==> flow/design.v <==
`timescale 1ns/10ps
module  ATCONV(
	input		clk,
	input		reset,
	output 	    busy,	
	input		ready,	
	output reg	[11:0]	iaddr,
	input signed [12:0]	idata,
	output	reg 	cwr,
	output  reg	[11:0]	caddr_wr,
	output reg 	[12:0] 	cdata_wr,
	output	reg 	crd,
	output reg	[11:0] 	caddr_rd,
	input 	[12:0] 	cdata_rd,
	output reg 	csel
	);
	reg [2:0] cur_state, next_state;
	localparam IDLE = 3'd0;
	localparam READ_IMAGE = 3'd1;
	localparam WRITE_MEM0 = 3'd2;
	localparam READ_MEM0 = 3'd3;
	localparam WRITE_MEM1 = 3'd4;
	localparam FINISH = 3'd5;
	reg [5:0] col, row;
	reg [4:0] tempX_L0, tempY_L0;
	reg [3:0] cnt;
	wire [3:0] is_pad;
	assign is_pad[0] = (col < 6'd2);
	assign is_pad[1] = (col > 6'd61);
	assign is_pad[2] = (row < 6'd2);
	assign is_pad[3] = (row > 6'd61);
	assign busy = !(cur_state == FINISH || cur_state == IDLE);
    reg signed [12:0] kernal;
	reg signed [29:0] conv_sum;
	reg [12:0] max;
	always @(posedge clk or posedge reset) begin
		if(reset) cur_state <= IDLE; 
		else cur_state <= next_state;
	end
	always @(*) begin
		case(cur_state)
			IDLE: begin
				if(ready == 1'b1) next_state = READ_IMAGE;
				else next_state = IDLE;
			end
			READ_IMAGE: begin
				if(cnt == 4'd11) next_state = WRITE_MEM0;
				else next_state = READ_IMAGE;
			end
			WRITE_MEM0: begin
				if(row == 6'd63 && col == 6'd63) next_state = READ_MEM0;
				else next_state = READ_IMAGE;
			end
			READ_MEM0: begin
				if(cnt == 4'd5) next_state = WRITE_MEM1;
				else next_state = READ_MEM0;
			end
			WRITE_MEM1: begin
				if(row == 6'd62 && col == 6'd62) next_state = FINISH;
				else next_state = READ_MEM0;
			end
			FINISH: begin
				next_state = IDLE;
			end
			default: begin
				next_state = IDLE;
			end
		endcase
	end
	always @(posedge clk or posedge reset) begin
		if(reset) begin
			col <= 6'd0;
			row <= 6'd0;
			cnt <= 4'd0;
			tempX_L0 <= 5'd0;
			tempY_L0 <= 5'd0;
			csel <= 1'b0;
			cwr <= 1'b0;
			crd <= 1'b0;
			max <= 13'd0;
			iaddr <= 12'd0;
			caddr_rd <= 12'd0;
			caddr_wr <= 12'd0;
			cdata_wr <= 13'd0;
		end
		else begin
			case(cur_state)
				READ_IMAGE: begin
					case(cnt)
						4'd0: begin   
							case({is_pad[2], is_pad[0]})
								2'b00: iaddr <= {row-6'd2, col-6'd2};
								2'b01: iaddr <= {row-6'd2, 6'd0};
								2'b10: iaddr <= {6'd0, col-6'd2};
								2'b11: iaddr <= {6'd0, 6'd0};
						    endcase
							conv_sum <= 30'd0;
						end
						4'd1: begin   
							if(is_pad[2] == 1'b1) iaddr <= {6'd0, col};
							else iaddr <= {row-6'd2, col};
							conv_sum <= $signed(idata) * kernal;
						end
						4'd2: begin   
							case({is_pad[2], is_pad[1]})
								2'b00: iaddr <= {row-6'd2, col+6'd2};
								2'b01: iaddr <= {row-6'd2, 6'd63};
								2'b10: iaddr <= {6'd0, col+6'd2};
								2'b11: iaddr <= {6'd0, 6'd63};
							endcase
							conv_sum <= conv_sum + $signed(idata) * kernal;
						end
						4'd3: begin   
							if(is_pad[0] == 1'b1) iaddr <= {row, 6'd0};
							else iaddr <= {row, col-6'd2};
							conv_sum <= conv_sum + $signed(idata) * kernal;
						end
						4'd4: begin   
							iaddr <= {row, col};
							conv_sum <= conv_sum + $signed(idata) * kernal;
						end
						4'd5: begin   
							if(is_pad[1] == 1'b1) iaddr <= {row, 6'd63};
							else iaddr <= {row, col+6'd2};
							conv_sum <= conv_sum + $signed(idata) * kernal;
						end
						4'd6: begin   
							case({is_pad[3], is_pad[0]})
								2'b00: iaddr <= {row+6'd2, col-6'd2};
								2'b01: iaddr <= {row+6'd2, 6'd0};
								2'b10: iaddr <= {6'd63, col-6'd2};
								2'b11: iaddr <= {6'd63, 6'd0};
							endcase
							conv_sum <= conv_sum + $signed(idata) * kernal;
						end
						4'd7: begin   
							if(is_pad[3] == 1'b1) iaddr <= {6'd63, col};
							else iaddr <= {row+6'd2, col};
							conv_sum <= conv_sum + $signed(idata) * kernal;
						end
						4'd8: begin   
							case({is_pad[3], is_pad[1]})
								2'b00: iaddr <= {row+6'd2, col+6'd2};
								2'b01: iaddr <= {row+6'd2, 6'd63};
								2'b10: iaddr <= {6'd63, col+6'd2};
								2'b11: iaddr <= {6'd63, 6'd63};
							endcase
							conv_sum <= conv_sum + $signed(idata) * kernal;
						end
						4'd9: begin
							conv_sum <= conv_sum + $signed(idata) * kernal;
						end
						4'd10: begin
							conv_sum <= conv_sum + $signed(13'h1FF4);
						end
						4'd11: begin
							caddr_wr <= {row, col};
							cdata_wr <= (conv_sum[16] || conv_sum[16:4] <= 13'd11)? 13'd0 : conv_sum[16:4]-13'd11;
						end
					endcase
					if(cnt == 11) begin
						cnt <= 4'd0;
						cwr <= 1'b1;
						csel <= 1'b0;
					end
					else 
						cnt <= cnt + 4'd1;
				end
				WRITE_MEM0: begin
					cwr <= 1'b0;
					if(col == 6'd63) begin
						col <= 6'd0;
						row <= row + 6'd1;
					end
					else 
						col <= col + 6'd1;
					if(row == 6'd63 && col == 6'd63) begin
						row <= 6'd0;
						col <= 6'd0;
						cwr <= 1'b0;
						crd <= 1'b1;
						csel <= 1'b0;
					end
				end
				READ_MEM0: begin
					case(cnt)
						4'd0: begin
							caddr_rd <= {row, col};
							max <= 13'd0;
						end
						4'd1: begin
							caddr_rd <= {row, col+6'd1};
							max <= cdata_rd;
						end
						4'd2: begin
							caddr_rd <= {row+6'd1, col};
							max <= (max > cdata_rd)? max : cdata_rd; 
						end
						4'd3: begin
							caddr_rd <= {row+6'd1, col+6'd1};
							max <= (max > cdata_rd)? max : cdata_rd; 
						end
						4'd4: begin
							max <= (max > cdata_rd)? max : cdata_rd;
						end
						4'd5: begin 
							caddr_wr <= {tempY_L0, tempX_L0};
							if(max != 13'd0) begin
								if(max[3:0] != 13'd0) cdata_wr <= (max[12:4] + 1) << 4;
								else cdata_wr <= max[12:4] << 4;
							end
							else 
								cdata_wr <= 13'd0;
						end
					endcase
					if(cnt == 4'd5) begin
						cnt <= 4'd0;
						cwr <= 1'b1;
						crd <= 1'b0;
						csel <= 1'b1;
					end
					else 
						cnt <= cnt + 4'd1;
				end
				WRITE_MEM1: begin
					if(tempX_L0 == 5'd31) begin
						tempY_L0 <= tempY_L0 + 5'd1;
						tempX_L0 <= 5'd0;
					end
					else 
						tempX_L0 <= tempX_L0 + 5'd1;
					if(col == 6'd62) begin
						col <= 6'd0;
						row <= row + 6'd2;
					end
					else
						col <= col + 6'd2;
					if(row == 6'd62 && col == 6'd62) begin
						cwr <= 1'b0;
						crd <= 1'b0;
						csel <= 1'b0;
					end
					else begin
						cwr <= 1'b0;
						crd <= 1'b1;
						csel <= 1'b0;
					end
				end
				FINISH: begin
					row <= 6'd0;
					col <= 6'd0;
					tempX_L0 <= 5'd0;
					tempY_L0 <= 5'd0;
				end
			endcase
		end
	end
	always @(*) begin
		case(cnt)
			4'd1: kernal = 13'h1FFF;
			4'd2: kernal = 13'h1FFE;
			4'd3: kernal = 13'h1FFF;
			4'd4: kernal = 13'h1FFC;
			4'd5: kernal = 13'h0010;
			4'd6: kernal = 13'h1FFC;
			4'd7: kernal = 13'h1FFF;
			4'd8: kernal = 13'h1FFE;
			4'd9: kernal = 13'h1FFF;
			default: kernal = 13'h0;
		endcase
	end
endmodule
Lab notebook: ATCONV

## Step by step through the tools: ATCONV

Each step is given for the RTL above and for the edited RTL.
"unedited" refers to lines of the RTL above, "edited" to lines of the edited file.
"difference" is "edited" less "unedited", of the values as shown; "relative change" is that difference over "unedited", in percent.
Operators carry their Yosys type and port widths (W data, S select, Z words).
The mark -- stands for no value.

| design | value |
|---|---|
| top | ATCONV |
| clock | clk |
| cell library | sky130hd |
| timing corner | tt_025C_1v80 |

## Diff

The edit as a unified diff against the file above.
This change comes from a script, not from a designer. The edited design behaves differently; no optimisation was intended.

```diff
@@ -10,9 +10,11 @@
 	output  reg	[11:0]	caddr_wr,
 	output reg 	[12:0] 	cdata_wr,
-	output	reg 	crd,
+	output	reg 	crd_o,
 	output reg	[11:0] 	caddr_rd,
 	input 	[12:0] 	cdata_rd,
 	output reg 	csel
 	);
+	reg crd;
+	always @(posedge clk) crd_o <= crd;
 	reg [2:0] cur_state, next_state;
 	localparam IDLE = 3'd0;
```

## Elaborated design

Counts by Yosys on the flattened word-level netlist (proc, flatten, opt, wreduce; memories kept). Register bits leave out memories and registers merged into their read ports (data or address). Print and check cells are left out. Cells with the same type and inputs are merged into one.
Memory sizes are those after Yosys's memory passes, which may raise the word count (mostly to a power of two), join words into wider ones and drop unused or constant bits.

Word-level totals:

| element | unedited | edited | difference | relative change (%) |
|---|---|---|---|---|
| flip-flop bits (word level) | 124 | 125 | +1 | +0.81 |
| memory bits (read-only) | 208 | 208 | 0 | 0.00 |
| memory cells | 1 | 1 | 0 | 0.00 |
| input port bits | 29 | 29 | 0 | 0.00 |
| output and inout port bits | 53 | 53 | 0 | 0.00 |

Operators by class:

| element | unedited | edited | difference | relative change (%) |
|---|---|---|---|---|
| $add $sub $neg | 13 | 13 | 0 | 0.00 |
| $mul | 1 | 1 | 0 | 0.00 |
| magnitude comparators | 6 | 6 | 0 | 0.00 |
| eq/ne operators | 40 | 40 | 0 | 0.00 |
| muxes and demuxes | 53 | 53 | 0 | 0.00 |
| bitwise logic cells | 1 | 1 | 0 | 0.00 |
| reductions and logical operators | 36 | 36 | 0 | 0.00 |

Memories:

| element | unedited | edited |
|---|---|---|
| shape (words x width / read and write ports) | 16x13 r1 w0 | 16x13 r1 w0 |

Operator list:

| operator | unedited | edited | difference | relative change (%) |
|---|---|---|---|---|
| $eq A2 B2 Y1 const B | 8 | 8 | 0 | 0.00 |
| $mux W1 | 8 | 8 | 0 | 0.00 |
| $mux W6 | 8 | 8 | 0 | 0.00 |
| $mux W13 | 6 | 6 | 0 | 0.00 |
| $ne A2 B2 Y1 const B | 6 | 6 | 0 | 0.00 |
| $reduce_and A3 Y1 | 6 | 6 | 0 | 0.00 |
| $pmux W12 S4 | 5 | 5 | 0 | 0.00 |
| $eq A2 B1 Y1 const B | 4 | 4 | 0 | 0.00 |
| $eq A4 B3 Y1 const B | 4 | 4 | 0 | 0.00 |
| $eq A4 B4 Y1 const B | 4 | 4 | 0 | 0.00 |
| $eq A6 B6 Y1 const B | 4 | 4 | 0 | 0.00 |
| $logic_not A2 Y1 | 4 | 4 | 0 | 0.00 |
| $mux W12 | 4 | 4 | 0 | 0.00 |
| $reduce_bool A4 Y1 | 4 | 4 | 0 | 0.00 |
| $reduce_and A2 Y1 | 3 | 3 | 0 | 0.00 |
| $reduce_bool A3 Y1 | 3 | 3 | 0 | 0.00 |
| $add A5 B1 Y5 const B | 2 | 2 | 0 | 0.00 |
| $add A6 B1 Y6 const B | 2 | 2 | 0 | 0.00 |
| $add A6 B2 Y6 const B | 2 | 2 | 0 | 0.00 |
| $eq A3 B2 Y1 const B | 2 | 2 | 0 | 0.00 |
| $eq A3 B3 Y1 const B | 2 | 2 | 0 | 0.00 |
| $eq A4 B2 Y1 const B | 2 | 2 | 0 | 0.00 |
| $gt A6 B6 Y1 const B | 2 | 2 | 0 | 0.00 |
| $logic_and A1 B1 Y1 | 2 | 2 | 0 | 0.00 |
| $logic_or A1 B1 Y1 | 2 | 2 | 0 | 0.00 |
| $lt A6 B2 Y1 const B | 2 | 2 | 0 | 0.00 |
| $mux W2 | 2 | 2 | 0 | 0.00 |
| $mux W3 | 2 | 2 | 0 | 0.00 |

The list need not be complete.

## Longest topological paths

Depth = most cells in a row (Yosys ltp): at word level without a register or memory, in the mapped netlist without a sequential cell, where the memories' decode and read muxes count.

Depth:

| element | unedited | edited | difference | relative change (%) |
|---|---|---|---|---|
| depth in word-level cells | 5 | 5 | 0 | 0.00 |
| ABC_AREA | 0 | 0 | -- | -- |
| mapped depth | 33 | 34 | +1 | +3.03 |
| depth with buffers taken out | 33 | 33 | 0 | 0.00 |

## Mapped cells and area

The flow's flattened synthesis, as Yosys stat reports it; memories are mapped. The netlist is that of the ABC_AREA named above (0 if unset); the other value can give another one.

Synthesis totals:

| element | unedited | edited | difference | relative change (%) |
|---|---|---|---|---|
| cells in the netlist | 1326 | 1314 | -12 | -0.90 |
| chip area (Yosys) (um^2) | 11641.2 | 11559.8 | -81.4 | -0.70 |
| flip-flops | 114 | 115 | +1 | +0.88 |

Cell types:

| cell | unedited | edited | difference | relative change (%) |
|---|---|---|---|---|
| sky130_fd_sc_hd__nand2_1 | 127 | 146 | +19 | +14.96 |
| sky130_fd_sc_hd__mux2i_1 | 36 | 19 | -17 | -47.22 |
| sky130_fd_sc_hd__a22o_1 | 2 | 16 | +14 | +700.00 |
| sky130_fd_sc_hd__inv_1 | 143 | 133 | -10 | -6.99 |
| sky130_fd_sc_hd__nor2b_1 | 21 | 11 | -10 | -47.62 |
| sky130_fd_sc_hd__a21oi_1 | 79 | 70 | -9 | -11.39 |
| sky130_fd_sc_hd__nor3_1 | 29 | 20 | -9 | -31.03 |
| sky130_fd_sc_hd__xor2_1 | 23 | 32 | +9 | +39.13 |
| sky130_fd_sc_hd__nand2b_1 | 22 | 14 | -8 | -36.36 |
| sky130_fd_sc_hd__and2_1 | 31 | 36 | +5 | +16.13 |
| sky130_fd_sc_hd__o21ai_0 | 80 | 84 | +4 | +5.00 |
| sky130_fd_sc_hd__a21o_1 | 21 | 17 | -4 | -19.05 |
| sky130_fd_sc_hd__o221ai_1 | 11 | 15 | +4 | +36.36 |
| sky130_fd_sc_hd__o22a_1 | 8 | 4 | -4 | -50.00 |
| sky130_fd_sc_hd__o21a_1 | 11 | 14 | +3 | +27.27 |
| sky130_fd_sc_hd__and3_1 | 10 | 7 | -3 | -30.00 |
| sky130_fd_sc_hd__o21ai_1 | 5 | 2 | -3 | -60.00 |
| sky130_fd_sc_hd__a222oi_1 | 1 | 4 | +3 | +300.00 |

The list need not be complete.

## Worst setup path after synthesis

Path of least setup slack by OpenSTA after synthesis, without wires, with an ideal clock, recovery checks aside; 20% of the period is set as input and as output delay. Where synthesis merged equal registers, the netlist keeps one of their names.

Timing path after synthesis:

| element | unedited | edited | difference | relative change (%) |
|---|---|---|---|---|
| path kind | input port to flip-flop | input port to flip-flop | -- | -- |
| start | input idata[4] | input idata[6] | -- | -- |
| end | register conv_sum[16] | register conv_sum[16] | -- | -- |
| period (ns) | 10.0 | 10.0 | 0.0 | 0.00 |
| external input delay (ns) | 2.000 | 2.000 | 0.000 | 0.00 |
| library setup time (ns) | 0.265 | 0.157 | -0.108 | -- |
| launch time at the first pin (ns) | 2.000 | 2.000 | 0.000 | 0.00 |
| arrival time (ns) | 7.906 | 8.065 | +0.159 | +2.01 |
| data required time (ns) | 9.735 | 9.843 | +0.108 | +1.11 |
| path slack (ns) | 1.829 | 1.778 | -0.051 | -- |
| delay of the path (ns) | 6.171 | 6.222 | +0.051 | +0.83 |
| stages on the path | 28 | 28 | 0 | 0.00 |
| buffers on the path | 2 | 1 | -1 | -50.00 |
| synthesis period reached (ns) | 8.171 | 8.222 | +0.051 | +0.62 |

"delay of the path" = arrival - input delay + setup time.
"stages on the path": output pins that drive a net of the path, with the launching flip-flop's if there is one; two outputs of one cell count as two.
"synthesis period reached" = period - worst setup slack (recovery checks aside). The figure is calculated, with input and output delays left at 20% of the set period.
The rows between start and end are the longest chain of elaborated cells between them; the timing report does not say that the signal goes this way. Where chains are equally long, one stands for them.
Each line given opens the expression or statement behind the cell; cells for indexed reads and writes are added by Yosys, which also makes memories of some case tables.
At most two assigning lines are given for a register; there are more.

| between the ends, after synthesis, unedited | value |
|---|---|
| cell sequence | sky130_fd_sc_hd__clkbuf_1 > sky130_fd_sc_hd__clkbuf_1 > sky130_fd_sc_hd__xnor2_1 > sky130_fd_sc_hd__nor2_1 > sky130_fd_sc_hd__ha_1 > sky130_fd_sc_hd__inv_1 > sky130_fd_sc_hd__fa_1 > sky130_fd_sc_hd__inv_1 > sky130_fd_sc_hd__fa_1 > sky130_fd_sc_hd__ha_1 > sky130_fd_sc_hd__fa_1 > sky130_fd_sc_hd__ha_1 > sky130_fd_sc_hd__ha_1 > sky130_fd_sc_hd__nor2b_1 > sky130_fd_sc_hd__o21ai_0 > sky130_fd_sc_hd__nand2_1 > sky130_fd_sc_hd__a21o_1 > sky130_fd_sc_hd__a21o_1 > sky130_fd_sc_hd__a21o_1 > sky130_fd_sc_hd__a21oi_1 > sky130_fd_sc_hd__xnor2_1 > sky130_fd_sc_hd__ha_1 > sky130_fd_sc_hd__or3_1 > sky130_fd_sc_hd__o21ba_2 > sky130_fd_sc_hd__a21o_1 > sky130_fd_sc_hd__a21oi_1 > sky130_fd_sc_hd__xor2_1 > sky130_fd_sc_hd__o21ai_1 |
| cells in the longest elaborated chain | 3 |

Ends and longest elaborated chain, after synthesis, unedited:

| element | RTL line | source |
|---|---|---|
| start: declaration | 8 | `input signed [12:0] idata,` |
| $mul A13 B13 Y26 | 151 | `conv_sum <= conv_sum + $signed(idata) * kernal;` |
| $add A30 B26 Y30 | 151 |  |
| $pmux W30 S4 | 89 | `case(cnt)` |
| end: assignment | 102 | `conv_sum <= $signed(idata) * kernal;` |
| end: assignment | 111 | `conv_sum <= conv_sum + $signed(idata) * kernal;` |
| end: declaration | 34 | `reg signed [29:0] conv_sum;` |

| between the ends, after synthesis, edited | value |
|---|---|
| cell sequence | sky130_fd_sc_hd__clkbuf_1 > sky130_fd_sc_hd__xnor2_1 > sky130_fd_sc_hd__nor2_1 > sky130_fd_sc_hd__ha_1 > sky130_fd_sc_hd__inv_1 > sky130_fd_sc_hd__fa_1 > sky130_fd_sc_hd__inv_1 > sky130_fd_sc_hd__fa_1 > sky130_fd_sc_hd__inv_1 > sky130_fd_sc_hd__fa_1 > sky130_fd_sc_hd__inv_1 > sky130_fd_sc_hd__fa_1 > sky130_fd_sc_hd__ha_1 > sky130_fd_sc_hd__ha_1 > sky130_fd_sc_hd__a21oi_1 > sky130_fd_sc_hd__o21bai_1 > sky130_fd_sc_hd__a21o_1 > sky130_fd_sc_hd__a21oi_1 > sky130_fd_sc_hd__o21ai_0 > sky130_fd_sc_hd__a21oi_1 > sky130_fd_sc_hd__xnor2_1 > sky130_fd_sc_hd__ha_1 > sky130_fd_sc_hd__nand2_1 > sky130_fd_sc_hd__o31ai_1 > sky130_fd_sc_hd__or4b_1 > sky130_fd_sc_hd__o21ai_1 > sky130_fd_sc_hd__a21oi_1 > sky130_fd_sc_hd__o221ai_2 |
| cells in the longest elaborated chain | 3 |

Ends and longest elaborated chain, after synthesis, edited:

| element | RTL line | source |
|---|---|---|
| start: declaration | 8 | `input signed [12:0] idata,` |
| $mul A13 B13 Y26 | 153 | `conv_sum <= conv_sum + $signed(idata) * kernal;` |
| $add A30 B26 Y30 | 153 |  |
| $pmux W30 S4 | 91 | `case(cnt)` |
| end: assignment | 104 | `conv_sum <= $signed(idata) * kernal;` |
| end: assignment | 113 | `conv_sum <= conv_sum + $signed(idata) * kernal;` |
| end: declaration | 36 | `reg signed [29:0] conv_sum;` |

## Path in the finished layout

From the final timing report of each run of set A: the path of least setup slack in the routed layout; clock arrival at registers is part of the times.

Timing path after layout:

| element | unedited | edited | difference | relative change (%) |
|---|---|---|---|---|
| path kind | input port to flip-flop | input port to flip-flop | -- | -- |
| start | input idata[5] | input idata[5] | -- | -- |
| end | register conv_sum[16] | register conv_sum[16] | -- | -- |
| period (ns) | 8.79 | 8.79 | 0.00 | 0.00 |
| external input delay (ns) | 1.76 | 1.76 | 0.00 | 0.00 |
| library setup time (ns) | 0.27 | 0.15 | -0.12 | -- |
| launch time at the first pin (ns) | 1.76 | 1.76 | 0.00 | 0.00 |
| arrival time (ns) | 8.34 | 8.47 | +0.13 | +1.56 |
| data required time (ns) | 8.94 | 9.04 | +0.10 | +1.12 |
| path slack (ns) | 0.60 | 0.56 | -0.04 | -- |
| stages on the path | 28 | 25 | -3 | -10.71 |
| buffers on the path | 1 | 1 | 0 | 0.00 |

The rows between start and end are the longest chain of elaborated cells between them; the timing report does not say that the signal goes this way. Where chains are equally long, one stands for them.
At most two assigning lines are given for a register; there are more.

| between the ends, after layout, unedited | value |
|---|---|
| cell sequence | sky130_fd_sc_hd__clkdlybuf4s50_1 > sky130_fd_sc_hd__xnor2_1 > sky130_fd_sc_hd__nor2_1 > sky130_fd_sc_hd__ha_1 > sky130_fd_sc_hd__inv_1 > sky130_fd_sc_hd__fa_1 > sky130_fd_sc_hd__inv_1 > sky130_fd_sc_hd__fa_1 > sky130_fd_sc_hd__inv_1 > sky130_fd_sc_hd__fa_1 > sky130_fd_sc_hd__inv_1 > sky130_fd_sc_hd__fa_1 > sky130_fd_sc_hd__ha_1 > sky130_fd_sc_hd__ha_1 > sky130_fd_sc_hd__and2_1 > sky130_fd_sc_hd__a31oi_1 > sky130_fd_sc_hd__a21bo_2 > sky130_fd_sc_hd__nor2b_1 > sky130_fd_sc_hd__xnor2_1 > sky130_fd_sc_hd__ha_1 > sky130_fd_sc_hd__and3_1 > sky130_fd_sc_hd__a21oi_1 > sky130_fd_sc_hd__o21ai_0 > sky130_fd_sc_hd__o21ba_2 > sky130_fd_sc_hd__a21o_1 > sky130_fd_sc_hd__a21oi_1 > sky130_fd_sc_hd__xor2_1 > sky130_fd_sc_hd__o21ai_1 |
| cells in the longest elaborated chain | 3 |

Ends and longest elaborated chain, after layout, unedited:

| element | RTL line | source |
|---|---|---|
| start: declaration | 8 | `input signed [12:0] idata,` |
| $mul A13 B13 Y26 | 151 | `conv_sum <= conv_sum + $signed(idata) * kernal;` |
| $add A30 B26 Y30 | 151 |  |
| $pmux W30 S4 | 89 | `case(cnt)` |
| end: assignment | 102 | `conv_sum <= $signed(idata) * kernal;` |
| end: assignment | 111 | `conv_sum <= conv_sum + $signed(idata) * kernal;` |
| end: declaration | 34 | `reg signed [29:0] conv_sum;` |

| between the ends, after layout, edited | value |
|---|---|
| cell sequence | sky130_fd_sc_hd__clkdlybuf4s50_1 > sky130_fd_sc_hd__xnor2_1 > sky130_fd_sc_hd__nor2_1 > sky130_fd_sc_hd__ha_1 > sky130_fd_sc_hd__inv_1 > sky130_fd_sc_hd__fa_1 > sky130_fd_sc_hd__inv_1 > sky130_fd_sc_hd__fa_1 > sky130_fd_sc_hd__inv_1 > sky130_fd_sc_hd__fa_1 > sky130_fd_sc_hd__inv_1 > sky130_fd_sc_hd__fa_1 > sky130_fd_sc_hd__ha_1 > sky130_fd_sc_hd__ha_1 > sky130_fd_sc_hd__xnor2_1 > sky130_fd_sc_hd__ha_1 > sky130_fd_sc_hd__a2111oi_0 > sky130_fd_sc_hd__nand3_1 > sky130_fd_sc_hd__a22oi_1 > sky130_fd_sc_hd__nor4b_2 > sky130_fd_sc_hd__o31ai_2 > sky130_fd_sc_hd__or3_1 > sky130_fd_sc_hd__a21oi_1 > sky130_fd_sc_hd__a22oi_1 > sky130_fd_sc_hd__o221ai_2 |
| cells in the longest elaborated chain | 3 |

Ends and longest elaborated chain, after layout, edited:

| element | RTL line | source |
|---|---|---|
| start: declaration | 8 | `input signed [12:0] idata,` |
| $mul A13 B13 Y26 | 153 | `conv_sum <= conv_sum + $signed(idata) * kernal;` |
| $add A30 B26 Y30 | 153 |  |
| $pmux W30 S4 | 91 | `case(cnt)` |
| end: assignment | 104 | `conv_sum <= $signed(idata) * kernal;` |
| end: assignment | 113 | `conv_sum <= conv_sum + $signed(idata) * kernal;` |
| end: declaration | 36 | `reg signed [29:0] conv_sum;` |

## Flow runs

Runs of the flow (Yosys, OpenROAD) on both versions; the two runs of a pair have the same settings. The constraints put input and output delay at 20% of the set period each and load the outputs with 0.01 pF.

| settings, set A | value |
|---|---|
| period_ns | 8.79 |
| CAP_MARGIN | 20 |
| CORE_MARGIN | 2 |
| CORE_UTILIZATION | 40 |
| SLEW_MARGIN | 20 |

Results, set A:

| element | unedited | edited | difference | relative change (%) |
|---|---|---|---|---|
| post-synthesis cell area (um^2) | 11641.2 | 11559.8 | -81.4 | -0.70 |
| overall die area (um^2) | 30483.4 | 30276.0 | -207.4 | -0.68 |
| final utilization (%) | 46.7 | 47.0 | +0.3 | -- |
| worst setup slack after layout (ns) | 0.599 | 0.563 | -0.036 | -- |
| setup total negative slack (ns) | 0.000 | 0.000 | 0.000 | -- |
| achieved period (ns) | 8.191 | 8.227 | +0.036 | +0.44 |

| settings, set B | value |
|---|---|
| CORE_UTILIZATION | 21 |
| GPL_TIMING_DRIVEN | 1 |
| PLACE_DENSITY_LB_ADDON | 0.0 |
| SLEW_MARGIN | 40 |
| period_ns | 6.73 |
| CAP_MARGIN | 20 |
| CORE_MARGIN | 2 |

Results, set B:

| element | unedited | edited | difference | relative change (%) |
|---|---|---|---|---|
| post-synthesis cell area (um^2) | 11641.2 | 11559.8 | -81.4 | -0.70 |
| overall die area (um^2) | 57333.9 | 56939.5 | -394.4 | -0.69 |
| final utilization (%) | 28.9 | 29.2 | +0.3 | -- |
| worst setup slack after layout (ns) | -0.161 | -0.159 | +0.002 | -- |
| setup total negative slack (ns) | -0.243 | -0.205 | +0.038 | -- |
| achieved period (ns) | 6.891 | 6.889 | -0.002 | -0.03 |

"achieved period" is the run's clock period less its worst setup slack. It is reckoned from that one timing run; input and output delays stay at 20% of the period that was set.
